==> flow/design.v <==
module spi_front (
    input clk,
    input spi_clk_in,
    input rst_n,
    output spi_clk_o,
    output spi_clk_t,
    output spi_mosi_o,
    output spi_mosi_t,
    input spi_miso_i,
    input [31:0] data_mosi,
    output [31:0] data_miso,
    input spi_begin,
    input spi_wide,
    output spi_busy
);
localparam SPI_STATE_IDLE = 0;
localparam SPI_STATE_ACTIVE = 1;
reg spi_state;
reg [4:0] spi_bit_ptr;
reg spi_clk_gate;
reg spi_busy_r;
reg [31:0]spi_tx_data;
reg [31:0]spi_rx_data;
reg [31:0]spi_rx_data_r;
assign spi_busy = spi_busy_r;
reg spi_clk_q;
wire spi_clk_fall = spi_clk_q & ~spi_clk_in;
wire spi_clk_rise = ~spi_clk_q & spi_clk_in;
always @(posedge clk or negedge rst_n) begin
    if(~rst_n) begin
        spi_clk_q <= 1'b0;
    end else begin
        spi_clk_q <= spi_clk_in;
    end
end
assign spi_clk_o = spi_clk_in & spi_clk_gate;
always @(posedge clk or negedge rst_n) begin
    if(~rst_n) begin
        spi_state <= SPI_STATE_IDLE;
        spi_bit_ptr <= 3'b0;
        spi_clk_gate <= 1'b0;
        spi_busy_r <= 1'b0;
        spi_tx_data <= 8'b0;
        spi_rx_data_r <= 32'b0;
    end else if(spi_clk_fall) begin
        case (spi_state)
            SPI_STATE_IDLE:begin
                if(spi_begin)begin
                    spi_state <= SPI_STATE_ACTIVE;
                    spi_bit_ptr <= {{2{spi_wide}},3'h7};
                    spi_clk_gate <= 1'b1;
                    spi_busy_r <= 1'b1;
                    spi_tx_data <= data_mosi;
                end
            end
            SPI_STATE_ACTIVE:begin
                if(~|spi_bit_ptr)begin
                    spi_state <= SPI_STATE_IDLE;
                    spi_bit_ptr <= 3'h0;
                    spi_clk_gate <= 1'b0;
                    spi_busy_r <= 1'b0;
                    spi_rx_data_r <= spi_rx_data;
                end else begin
                    spi_bit_ptr <= spi_bit_ptr - 3'b1;
                end
            end
            default: begin
                spi_state <= SPI_STATE_IDLE;
                spi_bit_ptr <= 3'b0;
                spi_clk_gate <= 1'b0;
                spi_busy_r <= 1'b0; 
            end
        endcase
    end
end
reg spi_mosi_r;
assign spi_mosi_o = spi_mosi_r;
always @(*) begin
    case (spi_bit_ptr)
        5'd1: spi_mosi_r = spi_tx_data[1];
        5'd2: spi_mosi_r = spi_tx_data[2];
        5'd3: spi_mosi_r = spi_tx_data[3];
        5'd4: spi_mosi_r = spi_tx_data[4];
        5'd5: spi_mosi_r = spi_tx_data[5];
        5'd6: spi_mosi_r = spi_tx_data[6];
        5'd7: spi_mosi_r = spi_tx_data[7];
        5'd8: spi_mosi_r = spi_tx_data[8];
        5'd9: spi_mosi_r = spi_tx_data[9];
        5'd10: spi_mosi_r = spi_tx_data[10];
        5'd11: spi_mosi_r = spi_tx_data[11];
        5'd12: spi_mosi_r = spi_tx_data[12];
        5'd13: spi_mosi_r = spi_tx_data[13];
        5'd14: spi_mosi_r = spi_tx_data[14];
        5'd15: spi_mosi_r = spi_tx_data[15];
        5'd16: spi_mosi_r = spi_tx_data[16];
        5'd17: spi_mosi_r = spi_tx_data[17];
        5'd18: spi_mosi_r = spi_tx_data[18];
        5'd19: spi_mosi_r = spi_tx_data[19];
        5'd20: spi_mosi_r = spi_tx_data[20];
        5'd21: spi_mosi_r = spi_tx_data[21];
        5'd22: spi_mosi_r = spi_tx_data[22];
        5'd23: spi_mosi_r = spi_tx_data[23];
        5'd24: spi_mosi_r = spi_tx_data[24];
        5'd25: spi_mosi_r = spi_tx_data[25];
        5'd26: spi_mosi_r = spi_tx_data[26];
        5'd27: spi_mosi_r = spi_tx_data[27];
        5'd28: spi_mosi_r = spi_tx_data[28];
        5'd29: spi_mosi_r = spi_tx_data[29];
        5'd30: spi_mosi_r = spi_tx_data[30];
        5'd31: spi_mosi_r = spi_tx_data[31];
        default: spi_mosi_r = spi_tx_data[0];
    endcase
end
assign data_miso = spi_rx_data_r;
always @(posedge clk or negedge rst_n) begin
    if(~rst_n) begin
        spi_rx_data <= 8'b0;
    end else if(spi_clk_rise && spi_busy_r) begin
        spi_rx_data <= {spi_rx_data[30:0],spi_miso_i};
    end else begin
        spi_rx_data <= spi_rx_data;
    end
end
endmodule
module spi_host #
	(
		parameter C_S_AXIS_TDATA_WIDTH = 32,
		parameter integer C_S_AXI_DATA_WIDTH	= 32,
		parameter integer C_S_AXI_ADDR_WIDTH	= 8,
		parameter integer SPI_CS_WIDTH	= 16
	) (
	input spi_clk_i,
	output spi_clk_o,
	output spi_clk_t,
	input spi_mosi_i,
	output spi_mosi_o,
	output spi_mosi_t,
	input spi_miso_i,
	output spi_miso_o,
	output spi_miso_t,
	input [SPI_CS_WIDTH - 1:0]spi_cs_i,
	output [SPI_CS_WIDTH - 1:0]spi_cs_o,
	output [SPI_CS_WIDTH - 1:0]spi_cs_t,
	input  s_axi_aclk,
	input  s_axi_aresetn,
	input [C_S_AXI_ADDR_WIDTH-1 : 0] s_axi_awaddr,
	input  s_axi_awvalid,
	output  s_axi_awready,
	input [C_S_AXI_DATA_WIDTH-1 : 0] s_axi_wdata,
	input  s_axi_wvalid,
	output  s_axi_wready,
	output [1 : 0] s_axi_bresp,
	output  s_axi_bvalid,
	input  s_axi_bready,
	input [C_S_AXI_ADDR_WIDTH-1 : 0] s_axi_araddr,
	input  s_axi_arvalid,
	output  s_axi_arready,
	output [C_S_AXI_DATA_WIDTH-1 : 0] s_axi_rdata,
	output [1 : 0] s_axi_rresp,
	output  s_axi_rvalid,
	input  s_axi_rready,
	output  s_axis_tready,
	input [C_S_AXIS_TDATA_WIDTH-1 : 0] s_axis_tdata,
	input  s_axis_tlast,
	input  s_axis_tvalid,
	input  m_axis_tready,
	output [C_S_AXIS_TDATA_WIDTH-1 : 0] m_axis_tdata,
	output  m_axis_tlast,
	output  m_axis_tvalid
);
localparam integer OP_STATUS_ADDR = 0;
localparam integer DATA_ACCESS_ADDR = 4;
localparam integer SPI_CS_W1C_ADDR = 8;
localparam integer SPI_CHIP_SEL_ADDR = 12;
localparam integer SPI_CS_W1S_ADDR = 16;
localparam integer SPI_CTL_ADDR = 20;
localparam integer SPI_CLK_SPCL_ADDR = 24;
localparam integer SPI_BURST_CNT_ADDR = 28;
wire rst_n;
assign rst_n = s_axi_aresetn;
reg [C_S_AXI_ADDR_WIDTH-1:0]awaddr_r;
wire aw_success;
assign aw_success = s_axi_awvalid & s_axi_awready;
reg [C_S_AXI_ADDR_WIDTH-1:0]araddr_r;
wire ar_success;
assign ar_success = s_axi_arvalid & s_axi_arready;
wire spi_state_is_idle;
assign spi_state_is_idle = (spi_control_state == AXI_SPI_STATE_IDLE);
always @(posedge s_axi_aclk or negedge rst_n ) begin
	if(~rst_n)begin
		awaddr_r <= 0;
	end else if(spi_state_is_idle && aw_success) begin
		awaddr_r <= s_axi_awaddr;
	end else begin
		awaddr_r <= awaddr_r;
	end
end
always @(posedge s_axi_aclk or negedge rst_n ) begin
	if(~rst_n)begin
		araddr_r <= 0;
	end else if(ar_success) begin
		araddr_r <= s_axi_araddr;
	end else begin
		araddr_r <= araddr_r;
	end
end
wire [C_S_AXI_ADDR_WIDTH-1:0]awaddr_active;
assign awaddr_active = aw_success ? s_axi_awaddr : awaddr_r;
wire [C_S_AXI_ADDR_WIDTH-1:0]araddr_active;
assign araddr_active = ar_success ? s_axi_araddr : araddr_r;
reg [1:0] axi_mm_if_state ;
reg ar_ready;
wire r_valid;
assign r_valid = ~ar_ready;
assign s_axi_arready = ar_ready;
assign s_axi_rvalid = r_valid & spi_state_is_idle;
always @(posedge s_axi_aclk or negedge rst_n) begin
	if(~rst_n)begin
		ar_ready <= 1'b1;
	end else if(s_axi_arready && s_axi_arvalid) begin
		ar_ready <= 1'b0;
	end else if(s_axi_rready && s_axi_rvalid) begin
		ar_ready <= 1'b1;
	end
end
assign s_axi_rresp = 2'b0;
assign s_axi_awready = spi_state_is_idle;
assign s_axi_wready = spi_state_is_idle;
assign w_ready = spi_state_is_idle;
assign s_axi_bresp = 2'b0;
reg b_valid;
assign s_axi_bvalid = b_valid;
assign s_axi_bvalid = b_valid;
always @(posedge s_axi_aclk or negedge rst_n) begin
	if(~rst_n)begin
		b_valid <= 1'b0;
	end else if(s_axi_wready && s_axi_wvalid && ~b_valid) begin
		b_valid <= 1'b1;
	end else if(s_axi_bready && b_valid) begin
		b_valid <= 1'b0;
	end
end
wire w_success;
assign w_success = s_axi_wvalid & s_axi_wready;
wire r_success;
assign r_success = s_axi_rvalid & s_axi_rready;
localparam AXI_SPI_STATE_IDLE = 5;
localparam AXI_SPI_STATE_MM_ARMED = 0;
localparam AXI_SPI_STATE_MM_ACTIVE = 1;
localparam AXI_SPI_STATE_S_ARMED = 2;
localparam AXI_SPI_STATE_S_ACTIVE = 3;
reg [2:0]spi_control_state ;
	wire spi_mode_stream;
reg [31:0]spi_tx_data;
reg [31:0]spi_strm_b_len;
	wire spi_strm_b_len_nz;
	assign spi_strm_b_len_nz = |spi_strm_b_len;
reg spi_front_begin;
	wire spi_front_wide;
	assign spi_front_wide = spi_control_state[1];
	wire spi_front_busy;
reg s_axis_tready_r;
reg s_axis_tlast_r;
reg m_axis_tvalid_r;
reg m_axis_tlast_r;
assign s_axis_tready = s_axis_tready_r;
assign m_axis_tvalid = m_axis_tvalid_r;
assign m_axis_tlast = m_axis_tlast_r;
always @(posedge s_axi_aclk or negedge rst_n) begin
	if(~rst_n)begin
		s_axis_tlast_r <= 1'b0;
	end else if (s_axis_tvalid && s_axis_tready) begin
		s_axis_tlast_r <= s_axis_tlast;
	end
end
always @(posedge s_axi_aclk or negedge rst_n) begin
	if(~rst_n)begin
		spi_control_state <= AXI_SPI_STATE_IDLE;
		spi_tx_data <= 32'h0;
		spi_strm_b_len <= 32'h0;
		spi_front_begin <= 1'b0;
		s_axis_tready_r <= 1'b0;
		m_axis_tvalid_r <= 1'b0;
		m_axis_tlast_r <= 1'b0;
	end else begin
		case (spi_control_state)
			AXI_SPI_STATE_IDLE : begin
				if (w_success && awaddr_active == DATA_ACCESS_ADDR) begin
					spi_control_state <= AXI_SPI_STATE_MM_ARMED;
					spi_tx_data <= s_axi_wdata;
					spi_front_begin <= 1'b1;
				end else if (w_success && awaddr_active == SPI_BURST_CNT_ADDR) begin
					spi_control_state <= AXI_SPI_STATE_S_ARMED;
					spi_strm_b_len <= s_axi_wdata;
					spi_front_begin <= spi_strm_s2mm;
					s_axis_tready_r <= 1'b1;
					m_axis_tvalid_r <= 1'b0;
					m_axis_tlast_r <= 1'b0;
				end else begin
					if(s_axis_tvalid & s_axis_tready) begin
						s_axis_tready_r <= 1'b0;
					end
					if(m_axis_tvalid & m_axis_tready)begin
						m_axis_tvalid_r <= 1'b0; 
						m_axis_tlast_r <= 1'b0;
					end
				end
			end
			AXI_SPI_STATE_MM_ARMED : begin
				if (spi_front_busy) begin
					spi_control_state <= AXI_SPI_STATE_MM_ACTIVE;
					spi_front_begin <= 1'b0;
				end
			end
			AXI_SPI_STATE_MM_ACTIVE : begin
				if (~spi_front_busy) begin
					spi_control_state <= AXI_SPI_STATE_IDLE;
				end
			end
			AXI_SPI_STATE_S_ARMED : begin
				if (spi_front_busy) begin
					spi_control_state <= AXI_SPI_STATE_S_ACTIVE;
					spi_strm_b_len <= spi_strm_b_len - 32'b1;
					spi_front_begin <= 1'b0;
				end else if(s_axis_tvalid & s_axis_tready) begin
					spi_front_begin <= 1'b1;
					spi_tx_data <= stream_word_odrered;
					s_axis_tready_r <= 1'b0;
					m_axis_tvalid_r <= 1'b0;
				end else if(m_axis_tvalid & m_axis_tready)begin
					spi_front_begin <= 1'b1;
					s_axis_tready_r <= 1'b0;
					m_axis_tvalid_r <= 1'b0;
				end
			end
			AXI_SPI_STATE_S_ACTIVE : begin
				if (~spi_front_busy && spi_strm_b_len_nz) begin
					if(s_axis_tlast_r && ~spi_strm_s2mm) begin
						spi_control_state <= AXI_SPI_STATE_IDLE;
						spi_strm_b_len <= 32'h0;
						s_axis_tready_r <= 1'b1;
						m_axis_tvalid_r <= spi_strm_s2mm;
						m_axis_tlast_r <= spi_strm_s2mm;
					end else begin
						spi_control_state <= AXI_SPI_STATE_S_ARMED;
						s_axis_tready_r <= 1'b1;
						m_axis_tvalid_r <= spi_strm_s2mm;
					end
				end else if (~spi_front_busy && ~spi_strm_b_len_nz) begin
					spi_control_state <= AXI_SPI_STATE_IDLE;
					spi_strm_b_len <= 32'h0;
					s_axis_tready_r <= 1'b1;
					m_axis_tvalid_r <= spi_strm_s2mm;
					m_axis_tlast_r <= spi_strm_s2mm;
				end
			end 
			default: begin
				spi_control_state <= AXI_SPI_STATE_IDLE;
				spi_tx_data <= 32'h0;
				spi_strm_b_len <= 32'h0;
				spi_front_begin <= 1'b0;
				s_axis_tready_r <= 1'b0;
				m_axis_tvalid_r <= 1'b0;
				m_axis_tlast_r <= 1'b0;
			end
		endcase
	end
end
reg [15:0]spi_ctl_reg;
	always @(posedge s_axi_aclk or negedge rst_n) begin
		if(~rst_n)begin
			spi_ctl_reg <= 0;
		end else if(w_success && awaddr_active == SPI_CTL_ADDR && spi_state_is_idle)begin
			spi_ctl_reg <= s_axi_wdata[15:0];
		end else begin
			spi_ctl_reg <= spi_ctl_reg;
		end
	end
wire spi_strm_s2mm;
assign spi_strm_s2mm = spi_ctl_reg[15];
wire [4:0]stream_byte_order;
assign stream_byte_order = spi_ctl_reg[4:0];
localparam STREAM_BYTE_ORDER_0123 = 5'd0;
localparam STREAM_BYTE_ORDER_0132 = 5'd1;
localparam STREAM_BYTE_ORDER_0213 = 5'd2;
localparam STREAM_BYTE_ORDER_0231 = 5'd3;
localparam STREAM_BYTE_ORDER_0312 = 5'd4;
localparam STREAM_BYTE_ORDER_0321 = 5'd5;
localparam STREAM_BYTE_ORDER_1023 = 5'd6;
localparam STREAM_BYTE_ORDER_1032 = 5'd7;
localparam STREAM_BYTE_ORDER_1203 = 5'd8;
localparam STREAM_BYTE_ORDER_1230 = 5'd9;
localparam STREAM_BYTE_ORDER_1302 = 5'd10;
localparam STREAM_BYTE_ORDER_1320 = 5'd11;
localparam STREAM_BYTE_ORDER_2013 = 5'd12;
localparam STREAM_BYTE_ORDER_2031 = 5'd13;
localparam STREAM_BYTE_ORDER_2103 = 5'd14;
localparam STREAM_BYTE_ORDER_2130 = 5'd15;
localparam STREAM_BYTE_ORDER_2301 = 5'd16;
localparam STREAM_BYTE_ORDER_2310 = 5'd17;
localparam STREAM_BYTE_ORDER_3012 = 5'd18;
localparam STREAM_BYTE_ORDER_3021 = 5'd19;
localparam STREAM_BYTE_ORDER_3102 = 5'd20;
localparam STREAM_BYTE_ORDER_3120 = 5'd21;
localparam STREAM_BYTE_ORDER_3201 = 5'd22;
localparam STREAM_BYTE_ORDER_3210 = 5'd23;
reg [31:0] stream_word_odrered;
always @ (*)begin
	case (stream_byte_order)
		STREAM_BYTE_ORDER_0123 : stream_word_odrered = {s_axis_tdata[7:0], s_axis_tdata[15:8], s_axis_tdata[23:16], s_axis_tdata[31:24]};
		STREAM_BYTE_ORDER_0132 : stream_word_odrered = {s_axis_tdata[7:0], s_axis_tdata[15:8], s_axis_tdata[31:24], s_axis_tdata[23:16]};
		STREAM_BYTE_ORDER_0213 : stream_word_odrered = {s_axis_tdata[7:0], s_axis_tdata[23:16], s_axis_tdata[15:8], s_axis_tdata[31:24]};
		STREAM_BYTE_ORDER_0231 : stream_word_odrered = {s_axis_tdata[7:0], s_axis_tdata[23:16], s_axis_tdata[31:24], s_axis_tdata[15:8]};
		STREAM_BYTE_ORDER_0312 : stream_word_odrered = {s_axis_tdata[7:0], s_axis_tdata[31:24], s_axis_tdata[15:8], s_axis_tdata[23:16]};
		STREAM_BYTE_ORDER_0321 : stream_word_odrered = {s_axis_tdata[7:0], s_axis_tdata[31:24], s_axis_tdata[23:16], s_axis_tdata[15:8]};
		STREAM_BYTE_ORDER_1023 : stream_word_odrered = {s_axis_tdata[15:8], s_axis_tdata[7:0], s_axis_tdata[23:16], s_axis_tdata[31:24]};
		STREAM_BYTE_ORDER_1032 : stream_word_odrered = {s_axis_tdata[15:8], s_axis_tdata[7:0], s_axis_tdata[31:24], s_axis_tdata[23:16]};
		STREAM_BYTE_ORDER_1203 : stream_word_odrered = {s_axis_tdata[15:8], s_axis_tdata[23:16], s_axis_tdata[7:0], s_axis_tdata[31:24]};
		STREAM_BYTE_ORDER_1230 : stream_word_odrered = {s_axis_tdata[15:8], s_axis_tdata[23:16], s_axis_tdata[31:24], s_axis_tdata[7:0]};
		STREAM_BYTE_ORDER_1302 : stream_word_odrered = {s_axis_tdata[15:8], s_axis_tdata[31:24], s_axis_tdata[7:0], s_axis_tdata[23:16]};
		STREAM_BYTE_ORDER_1320 : stream_word_odrered = {s_axis_tdata[15:8], s_axis_tdata[31:24], s_axis_tdata[23:16], s_axis_tdata[7:0]};
		STREAM_BYTE_ORDER_2013 : stream_word_odrered = {s_axis_tdata[23:16], s_axis_tdata[7:0], s_axis_tdata[15:8], s_axis_tdata[31:24]};
		STREAM_BYTE_ORDER_2031 : stream_word_odrered = {s_axis_tdata[23:16], s_axis_tdata[7:0], s_axis_tdata[31:24], s_axis_tdata[15:8]};
		STREAM_BYTE_ORDER_2103 : stream_word_odrered = {s_axis_tdata[23:16], s_axis_tdata[15:8], s_axis_tdata[7:0], s_axis_tdata[31:24]};
		STREAM_BYTE_ORDER_2130 : stream_word_odrered = {s_axis_tdata[23:16], s_axis_tdata[15:8], s_axis_tdata[31:24], s_axis_tdata[7:0]};
		STREAM_BYTE_ORDER_2301 : stream_word_odrered = {s_axis_tdata[23:16], s_axis_tdata[31:24], s_axis_tdata[7:0], s_axis_tdata[15:8]};
		STREAM_BYTE_ORDER_2310 : stream_word_odrered = {s_axis_tdata[23:16], s_axis_tdata[31:24], s_axis_tdata[15:8], s_axis_tdata[7:0]};
		STREAM_BYTE_ORDER_3012 : stream_word_odrered = {s_axis_tdata[31:24], s_axis_tdata[7:0], s_axis_tdata[15:8], s_axis_tdata[23:16]};
		STREAM_BYTE_ORDER_3021 : stream_word_odrered = {s_axis_tdata[31:24], s_axis_tdata[7:0], s_axis_tdata[23:16], s_axis_tdata[15:8]};
		STREAM_BYTE_ORDER_3102 : stream_word_odrered = {s_axis_tdata[31:24], s_axis_tdata[15:8], s_axis_tdata[7:0], s_axis_tdata[23:16]};
		STREAM_BYTE_ORDER_3120 : stream_word_odrered = {s_axis_tdata[31:24], s_axis_tdata[15:8], s_axis_tdata[23:16], s_axis_tdata[7:0]};
		STREAM_BYTE_ORDER_3201 : stream_word_odrered = {s_axis_tdata[31:24], s_axis_tdata[23:16], s_axis_tdata[7:0], s_axis_tdata[15:8]};
		STREAM_BYTE_ORDER_3210 : stream_word_odrered = {s_axis_tdata[31:24], s_axis_tdata[23:16], s_axis_tdata[15:8], s_axis_tdata[7:0]};
		default: stream_word_odrered = {s_axis_tdata[7:0], s_axis_tdata[15:8], s_axis_tdata[23:16], s_axis_tdata[31:24]};
	endcase
end
	reg [15:0]spi_clk_pscl;
	reg [3:0]spi_clk_pscl_sel;
	reg spi_clk_gen;
	always @(posedge s_axi_aclk or negedge rst_n) begin
		if(~rst_n)begin
			spi_clk_pscl_sel <= 1;
		end else if(w_success && awaddr_active == SPI_CLK_SPCL_ADDR && spi_state_is_idle)begin
			spi_clk_pscl_sel <= s_axi_wdata[3:0];
		end else begin
			spi_clk_pscl_sel <= spi_clk_pscl_sel;
		end
	end
	always @(*)begin
		case(spi_clk_pscl_sel)
		4'h0: spi_clk_gen = 1'b0;
		4'h1: spi_clk_gen = spi_clk_pscl[0];
		4'h2: spi_clk_gen = spi_clk_pscl[1];
		4'h3: spi_clk_gen = spi_clk_pscl[2];
		4'h4: spi_clk_gen = spi_clk_pscl[3];
		4'h5: spi_clk_gen = spi_clk_pscl[4];
		4'h6: spi_clk_gen = spi_clk_pscl[5];
		4'h7: spi_clk_gen = spi_clk_pscl[6];
		4'h8: spi_clk_gen = spi_clk_pscl[7];
		4'h9: spi_clk_gen = spi_clk_pscl[8];
		4'hA: spi_clk_gen = spi_clk_pscl[9];
		4'hB: spi_clk_gen = spi_clk_pscl[10];
		4'hC: spi_clk_gen = spi_clk_pscl[11];
		4'hD: spi_clk_gen = spi_clk_pscl[12];
		4'hE: spi_clk_gen = spi_clk_pscl[13];
		4'hF: spi_clk_gen = spi_clk_pscl[14];
		default: spi_clk_gen = spi_clk_pscl[15];
		endcase
	end
	always @(posedge s_axi_aclk or negedge rst_n) begin
		if(~rst_n)begin
			spi_clk_pscl <= 16'b0;
		end else begin
			spi_clk_pscl <= spi_clk_pscl + 1;
		end
	end
	reg [SPI_CS_WIDTH-1:0]chip_sel_r;
	always @(posedge s_axi_aclk or negedge rst_n) begin
		if(~rst_n)begin
			chip_sel_r <= 16'hFFFF;
		end else if(w_success && awaddr_active == SPI_CHIP_SEL_ADDR && spi_state_is_idle)begin
			chip_sel_r <= s_axi_wdata[SPI_CS_WIDTH-1:0];
		end else if(w_success && awaddr_active == SPI_CS_W1C_ADDR && spi_state_is_idle)begin
			chip_sel_r <= chip_sel_r & ~s_axi_wdata[SPI_CS_WIDTH-1:0];
		end else if(w_success && awaddr_active == SPI_CS_W1S_ADDR && spi_state_is_idle)begin
			chip_sel_r <= chip_sel_r | s_axi_wdata[SPI_CS_WIDTH-1:0];
		end else begin
			chip_sel_r <= chip_sel_r;
		end
	end
	assign spi_cs_o = chip_sel_r;
wire [31:0]spi_front_tx_data;
assign spi_front_tx_data = spi_tx_data | {32{spi_strm_s2mm}};
wire [31:0]spi_front_rx_data;
assign m_axis_tdata = {spi_front_rx_data[7:0],spi_front_rx_data[15:8],spi_front_rx_data[23:16],spi_front_rx_data[31:24]};
spi_front front(
    .clk(s_axi_aclk),
    .spi_clk_in(spi_clk_gen),
    .rst_n(rst_n),
    .spi_clk_o(spi_clk_o),
    .spi_mosi_o(spi_mosi_o),
    .spi_miso_i(spi_miso_i),
    .data_mosi(spi_front_tx_data),
    .data_miso(spi_front_rx_data),
    .spi_begin(spi_front_begin),
    .spi_wide(spi_front_wide),
    .spi_busy(spi_front_busy)
);
assign spi_clk_t = 1'b0; 
assign spi_mosi_t = 1'b0; 
assign spi_miso_t = 1'b1; 
assign spi_miso_o = 1'b1; 
assign spi_cs_t = 16'b0; 
reg [C_S_AXI_DATA_WIDTH-1:0]s_axi_rdata_r;
assign s_axi_rdata = s_axi_rdata_r;
	always @(*) begin
		case (araddr_active)
			DATA_ACCESS_ADDR : s_axi_rdata_r = spi_front_rx_data ; 	 
			SPI_CHIP_SEL_ADDR : s_axi_rdata_r = {16'h0,chip_sel_r} ;		 
			OP_STATUS_ADDR : s_axi_rdata_r = {31'h000,spi_front_busy} ;	 
			SPI_CLK_SPCL_ADDR : s_axi_rdata_r = {20'h000,spi_clk_pscl_sel};  
			SPI_CTL_ADDR : s_axi_rdata_r = {16'h000,spi_ctl_reg};  
			default: s_axi_rdata_r = 32'h67676767;
		endcase
	end
endmodule
Wiki page: spi_host / tool data

Step by step through the tools: spi_host
Each step is given for the RTL above and for the edited RTL.
Lines under "original" count in the file above, lines under "edited" in the edited file.
"change" is "edited" less "original", of the values as shown; "rel. change" is that difference over "original", in percent.
Library cell names are shortened.
The mark - stands for no value.
Design
  top module: spi_host
  clock port: s_axi_aclk
  library: sky130hd
  timing corner: tt_025C_1v80

Diff
The edit as a unified diff against the file above.
This change comes from a script, not from a designer. The edited design behaves differently; no optimisation was intended.
begin of diff
@@ -159,5 +159,5 @@
 	output [1 : 0] s_axi_rresp,
 	output  s_axi_rvalid,
-	input  s_axi_rready,
+	input  s_axi_rready_i,
 	output  s_axis_tready,
 	input [C_S_AXIS_TDATA_WIDTH-1 : 0] s_axis_tdata,
@@ -169,4 +169,6 @@
 	output  m_axis_tvalid
 );
+reg s_axi_rready;
+always @(posedge s_axi_aclk) s_axi_rready <= s_axi_rready_i;
 localparam integer OP_STATUS_ADDR = 0;
 localparam integer DATA_ACCESS_ADDR = 4;
end of diff

Word-level counts
Yosys after proc, flatten, opt, wreduce and memory -nomap, before mapping. Memory bits, and registers merged into a memory's read port (data or address), are not among the register bits. Print and check cells are not counted. Equal cells are merged and count once.
Storage and ports
  bits in registers: original 246, edited 247, change +1, rel. change +0.41%
  bits in latches: original 0, edited 0, change 0
  RAM bits: original 0, edited 0, change 0
  bits in read-only memories: original 0, edited 0, change 0
  word width x clocked read ports: original 0, edited 0, change 0
  memories kept: original 0, edited 0, change 0
  bits of input ports: original 109, edited 109, change 0, rel. change 0.00%
  output and inout bits: original 114, edited 114, change 0, rel. change 0.00%
  cells after elaboration: original 270, edited 271, change +1, rel. change +0.37%
Cells by class
  add/sub/neg operators: original 3, edited 3, change 0, rel. change 0.00%
  $mul: original 0, edited 0, change 0
  div/mod/pow operators: original 0, edited 0, change 0
  $lt $le $gt $ge: original 0, edited 0, change 0
  equality and inequality tests: original 101, edited 101, change 0, rel. change 0.00%
  shift-type cells: original 0, edited 0, change 0
  multiplexer cells: original 71, edited 71, change 0, rel. change 0.00%
  bitwise operators: original 26, edited 26, change 0, rel. change 0.00%
  reduce/logical cells: original 46, edited 46, change 0, rel. change 0.00%
Operators with widths
  2-to-1 mux 1 bit: original 33, edited 33, change 0, rel. change 0.00%
  == test 5 bit with constant B: original 24, edited 24, change 0, rel. change 0.00%
  logical AND 1 bit: original 23, edited 23, change 0, rel. change 0.00%
  == test 5 x 4 -> 1 bit with constant B: original 16, edited 16, change 0, rel. change 0.00%
  NOT 1 bit: original 13, edited 13, change 0, rel. change 0.00%
  AND 1 bit: original 9, edited 9, change 0, rel. change 0.00%
  2-to-1 mux 32 bit: original 9, edited 9, change 0, rel. change 0.00%
  == test 4 bit with constant B: original 8, edited 8, change 0, rel. change 0.00%
  == test 5 x 3 -> 1 bit with constant B: original 8, edited 8, change 0, rel. change 0.00%
  2-to-1 mux 3 bit: original 8, edited 8, change 0, rel. change 0.00%
  inequality test 2 bit with constant B: original 8, edited 8, change 0, rel. change 0.00%
  == test 8 x 5 -> 1 bit with constant B: original 6, edited 6, change 0, rel. change 0.00%
  inequality test 3 bit with constant B: original 6, edited 6, change 0, rel. change 0.00%
  == test 4 x 3 -> 1 bit with constant B: original 4, edited 4, change 0, rel. change 0.00%
  == test 5 x 2 -> 1 bit with constant B: original 4, edited 4, change 0, rel. change 0.00%
  == test 8 x 4 -> 1 bit with constant B: original 3, edited 3, change 0, rel. change 0.00%
  2-to-1 mux 16 bit: original 3, edited 3, change 0, rel. change 0.00%
  parallel mux 1 bit (select 4 bit): original 3, edited 3, change 0, rel. change 0.00%
  AND reduction 3 bit: original 3, edited 3, change 0, rel. change 0.00%
  AND reduction 4 bit: original 3, edited 3, change 0, rel. change 0.00%
  == test 3 x 2 -> 1 bit with constant B: original 2, edited 2, change 0, rel. change 0.00%
  == test 4 x 2 -> 1 bit with constant B: original 2, edited 2, change 0, rel. change 0.00%
  == test 5 x 1 -> 1 bit with constant B: original 2, edited 2, change 0, rel. change 0.00%
  == test 8 x 3 -> 1 bit with constant B: original 2, edited 2, change 0, rel. change 0.00%
  2-to-1 mux 5 bit: original 2, edited 2, change 0, rel. change 0.00%
  2-to-1 mux 8 bit: original 2, edited 2, change 0, rel. change 0.00%
  inequality test 2 x 1 -> 1 bit with constant B: original 2, edited 2, change 0, rel. change 0.00%
  parallel mux 1 bit (select 2 bit): original 2, edited 2, change 0, rel. change 0.00%
The list need not be complete.

Longest topological paths
Depth = most cells in a row (Yosys ltp): at word level without a register or memory, in the mapped netlist without a sequential cell, where the memories' decode and read muxes count.
Logic depth
  depth after elaboration: original 9, edited 9, change 0, rel. change 0.00%
  ABC_AREA: original 0, edited 0
  mapped depth: original 11, edited 9, change -2, rel. change -18.18%
  depth with buffers taken out: original 8, edited 8, change 0, rel. change 0.00%

After synthesis
Yosys stat after the flow's synthesis: flattened, memories mapped to cells. It holds for the ABC_AREA given above (unset counts as 0); a run with the other value may have another netlist.
Cell types
  mux2_2: original 99, edited 35, change -64, rel. change -64.65%
  mux2_1: original 0, edited 33, change +33
  mux2_4: original 0, edited 33, change +33
  nand2_1: original 144, edited 175, change +31, rel. change +21.53%
  o31ai_1: original 4, edited 27, change +23, rel. change +575.00%
  o21ai_1: original 40, edited 18, change -22, rel. change -55.00%
  clkbuf_1: original 61, edited 80, change +19, rel. change +31.15%
  a22o_1: original 47, edited 31, change -16, rel. change -34.04%
  inv_1: original 22, edited 37, change +15, rel. change +68.18%
  a21oi_1: original 134, edited 148, change +14, rel. change +10.45%
  a31oi_1: original 24, edited 11, change -13, rel. change -54.17%
  a32oi_1: original 7, edited 20, change +13, rel. change +185.71%
  nand3_1: original 33, edited 22, change -11, rel. change -33.33%
  a221o_1: original 12, edited 1, change -11, rel. change -91.67%
  o21ai_0: original 63, edited 73, change +10, rel. change +15.87%
  buf_2: original 21, edited 11, change -10, rel. change -47.62%
  a222oi_1: original 26, edited 18, change -8, rel. change -30.77%
  and3_1: original 7, edited 15, change +8, rel. change +114.29%
The list need not be complete.
Mapped netlist
  mapped cells: original 1459, edited 1531, change +72, rel. change +4.93%
  mapped area (mm^2): original 0.0136581, edited 0.0141473, change +0.0004892, rel. change +3.58%
  area of sequential cells (mm^2): original 0.0061559, edited 0.0061759, change +0.0000200, rel. change +0.32%
  flip-flops: original 245, edited 246, change +1, rel. change +0.41%
  buffers: original 128, edited 132, change +4, rel. change +3.12%
The figures by module come from a second, unflattened synthesis with its own total; it is not the netlist above.
Unflattened totals
  cell total of the unflattened synthesis: original 1457, edited 1434, change -23, rel. change -1.58%
  area total of the unflattened synthesis (mm^2): original 0.0140009, edited 0.0141773, change +0.0001764, rel. change +1.26%
Each row is one instance without its submodules.
Modules, original
  spi_host: instances 1, cells 1114, area 0.0094165 mm^2, sequential area 0.0035534 mm^2
  spi_front: instances 1, cells 343, area 0.0045844 mm^2, sequential area 0.0026025 mm^2
Modules, edited
  spi_host: instances 1, cells 1091, area 0.009593 mm^2, sequential area 0.0035734 mm^2
  spi_front: instances 1, cells 343, area 0.0045844 mm^2, sequential area 0.0026025 mm^2

Path before layout
Source: OpenSTA report_checks on the synthesized netlist (no wires, ideal clock, input and output delay 20% of the period each), path of least setup slack; recovery checks are left aside. Register names are those of the netlist, which keeps one name where synthesis merged equal registers.
Path after synthesis
  path type: original input to output, edited input to output
  from: original in s_axi_arvalid, edited in s_axi_arvalid
  to: original out s_axi_rdata[16], edited out s_axi_rdata[0]
  period (ns): original 10.0, edited 10.0, change 0.0, rel. change 0.00%
  input delay (ns): original 2.000, edited 2.000, change 0.000, rel. change 0.00%
  external output delay (ns): original 2.000, edited 2.000, change 0.000, rel. change 0.00%
  launch time at the first pin (ns): original 2.000, edited 2.000, change 0.000, rel. change 0.00%
  arrival (ns): original 3.887, edited 3.727, change -0.160, rel. change -4.12%
  required time (ns): original 8.000, edited 8.000, change 0.000, rel. change 0.00%
  slack (ns): original 4.113, edited 4.273, change +0.160
  path delay (ns): original 1.887, edited 1.727, change -0.160, rel. change -8.48%
  stages on the path: original 8, edited 7, change -1, rel. change -12.50%
  path buffers: original 1, edited 1, change 0, rel. change 0.00%
  synthesis period reached (ns): original 5.887, edited 5.727, change -0.160, rel. change -2.72%
"path delay" = arrival - input delay + setup time.
A path that ends at an output port has no setup time.
"stages on the path" counts driving pins, that of a launching flip-flop among them; a cell with two outputs on the path counts twice.
"synthesis period reached" is the clock period less the worst setup slack; recovery checks do not enter. This is arithmetic on one report: input and output delays are still those of the set period (20% each).
Between the ends stands the longest chain of elaborated cells between them, by number of cells; it is not shown to be the way that was timed. Of several equally long chains one is given.
Each line given opens the expression or statement behind the cell; cells for indexed reads and writes are added by Yosys, which also makes memories of some case tables.
Between the ends, after synthesis, original
  cells stage by stage: nand2_1 -> mux2i_1 -> inv_1 -> nor2_1 -> nor3_1 -> a211oi_1 -> buf_2 -> nand2_1
  cells in the longest elaborated chain: 4
  elaborated cells between the ends (all ways): 8
  classes of those cells: 4 x eq/ne; 2 x mux; 1 x logic; 1 x reduce/logical
RTL lines, path after synthesis, original
  from (decl): RTL line 156  | input s_axi_arvalid,
  AND 1 bit: RTL line 186  | assign ar_success = s_axi_arvalid & s_axi_arready;
  2-to-1 mux 8 bit: RTL line 210  | assign araddr_active = ar_success ? s_axi_araddr : araddr_r;
  == test 8 x 5 -> 1 bit: RTL line 517  | case (araddr_active)
  parallel mux 32 bit (select 5 bit): RTL line 517
  to (decl): RTL line 158  | output [C_S_AXI_DATA_WIDTH-1 : 0] s_axi_rdata,
Between the ends, after synthesis, edited
  cells stage by stage: nand2_1 -> mux2i_1 -> inv_1 -> clkbuf_1 -> o21ai_0 -> a21oi_1 -> or4_1
  cells in the longest elaborated chain: 4
  elaborated cells between the ends (all ways): 8
  classes of those cells: 4 x eq/ne; 2 x mux; 1 x logic; 1 x reduce/logical
RTL lines, path after synthesis, edited
  from (decl): RTL line 156  | input s_axi_arvalid,
  AND 1 bit: RTL line 188  | assign ar_success = s_axi_arvalid & s_axi_arready;
  2-to-1 mux 8 bit: RTL line 212  | assign araddr_active = ar_success ? s_axi_araddr : araddr_r;
  == test 8 x 5 -> 1 bit: RTL line 519  | case (araddr_active)
  parallel mux 32 bit (select 5 bit): RTL line 519
  to (decl): RTL line 158  | output [C_S_AXI_DATA_WIDTH-1 : 0] s_axi_rdata,

Timing after layout
From the final timing report of each run of pair 1: the path of least setup slack in the routed layout; clock arrival at registers is part of the times.
Path after layout
  path type: original input to output, edited input to output
  from: original in s_axi_arvalid, edited in s_axi_arvalid
  to: original out s_axi_rdata[6], edited out s_axi_rdata[14]
  period (ns): original 10.0, edited 10.0, change 0.0, rel. change 0.00%
  input delay (ns): original 2.00, edited 2.00, change 0.00, rel. change 0.00%
  external output delay (ns): original 2.00, edited 2.00, change 0.00, rel. change 0.00%
  launch time at the first pin (ns): original 2.00, edited 2.00, change 0.00, rel. change 0.00%
  arrival (ns): original 5.59, edited 5.92, change +0.33, rel. change +5.90%
  required time (ns): original 8.00, edited 8.00, change 0.00, rel. change 0.00%
  slack (ns): original 2.41, edited 2.08, change -0.33
  stages on the path: original 9, edited 9, change 0, rel. change 0.00%
  path buffers: original 2, edited 2, change 0, rel. change 0.00%
Between the ends stands the longest chain of elaborated cells between them, by number of cells; it is not shown to be the way that was timed. Of several equally long chains one is given.
Between the ends, after layout, original
  cells stage by stage: clkdlybuf4s50_1 -> nand2_1 -> mux2i_1 -> inv_1 -> nor2_1 -> nor3_1 -> a211oi_4 -> o21ai_0 -> clkdlybuf4s50_1
  cells in the longest elaborated chain: 4
  elaborated cells between the ends (all ways): 8
  classes of those cells: 4 x eq/ne; 2 x mux; 1 x logic; 1 x reduce/logical
RTL lines, path after layout, original
  from (decl): RTL line 156  | input s_axi_arvalid,
  AND 1 bit: RTL line 186  | assign ar_success = s_axi_arvalid & s_axi_arready;
  2-to-1 mux 8 bit: RTL line 210  | assign araddr_active = ar_success ? s_axi_araddr : araddr_r;
  == test 8 x 5 -> 1 bit: RTL line 517  | case (araddr_active)
  parallel mux 32 bit (select 5 bit): RTL line 517
  to (decl): RTL line 158  | output [C_S_AXI_DATA_WIDTH-1 : 0] s_axi_rdata,
Between the ends, after layout, edited
  cells stage by stage: clkdlybuf4s50_1 -> nand2_1 -> mux2i_1 -> inv_1 -> nor2_1 -> nor3_1 -> a211oi_2 -> o21ai_0 -> clkdlybuf4s50_1
  cells in the longest elaborated chain: 4
  elaborated cells between the ends (all ways): 8
  classes of those cells: 4 x eq/ne; 2 x mux; 1 x logic; 1 x reduce/logical
RTL lines, path after layout, edited
  from (decl): RTL line 156  | input s_axi_arvalid,
  AND 1 bit: RTL line 188  | assign ar_success = s_axi_arvalid & s_axi_arready;
  2-to-1 mux 8 bit: RTL line 212  | assign araddr_active = ar_success ? s_axi_araddr : araddr_r;
  == test 8 x 5 -> 1 bit: RTL line 519  | case (araddr_active)
  parallel mux 32 bit (select 5 bit): RTL line 519
  to (decl): RTL line 158  | output [C_S_AXI_DATA_WIDTH-1 : 0] s_axi_rdata,

Measured runs
Runs of the flow (Yosys, OpenROAD) on both versions; the two runs of a pair have the same settings. The constraints put input and output delay at 20% of the set period each and load the outputs with 0.01 pF.
Flow settings, pair 1
  CORE_UTILIZATION: 40
  PLACE_DENSITY: 0.6
  period_ns: 10.0
  CAP_MARGIN: 20
  CORE_MARGIN: 2
  SLEW_MARGIN: 20
Measured results, pair 1
  area of the synthesized netlist (mm^2): original 0.0136581, edited 0.0141473, change +0.0004892, rel. change +3.58%
  die outline area (mm^2): original 0.0356398, edited 0.036889, change +0.0012492, rel. change +3.51%
  area of the standard cells in the finished layout (mm^2): original 0.0165997, edited 0.0170401, change +0.0004404, rel. change +2.65%
  utilization of the finished layout (%): original 49.4, edited 49.1, change -0.3
  worst slack on setup checks (ns): original 2.409, edited 2.082, change -0.327
  total negative slack on setup checks (ns): original 0.000, edited 0.000, change 0.000
  achieved clock period (ns): original 7.591, edited 7.918, change +0.327, rel. change +4.31%
Flow settings, pair 2
  CORE_UTILIZATION: 42
  CTS_CLUSTER_SIZE: 27
  GPL_ROUTABILITY_DRIVEN: 1
  MAX_ROUTING_LAYER: met4
  PLACE_DENSITY_LB_ADDON: 0.09
  SETUP_SLACK_MARGIN: 1.19
  period_ns: 11.4
  CAP_MARGIN: 20
  CORE_MARGIN: 2
  SLEW_MARGIN: 20
Measured results, pair 2
  area of the synthesized netlist (mm^2): original 0.0136581, edited 0.0141473, change +0.0004892, rel. change +3.58%
  die outline area (mm^2): original 0.0339775, edited 0.0351675, change +0.0011900, rel. change +3.50%
  area of the standard cells in the finished layout (mm^2): original 0.0166197, edited 0.0170576, change +0.0004379, rel. change +2.63%
  utilization of the finished layout (%): original 51.5, edited 51.1, change -0.4
  worst slack on setup checks (ns): original 3.278, edited 3.277, change -0.001
  total negative slack on setup checks (ns): original 0.000, edited 0.000, change 0.000
  achieved clock period (ns): original 8.122, edited 8.123, change +0.001, rel. change +0.01%
"achieved clock period" is the run's clock period less its worst setup slack. It is reckoned from that one timing run; input and output delays stay at 20% of the period that was set.
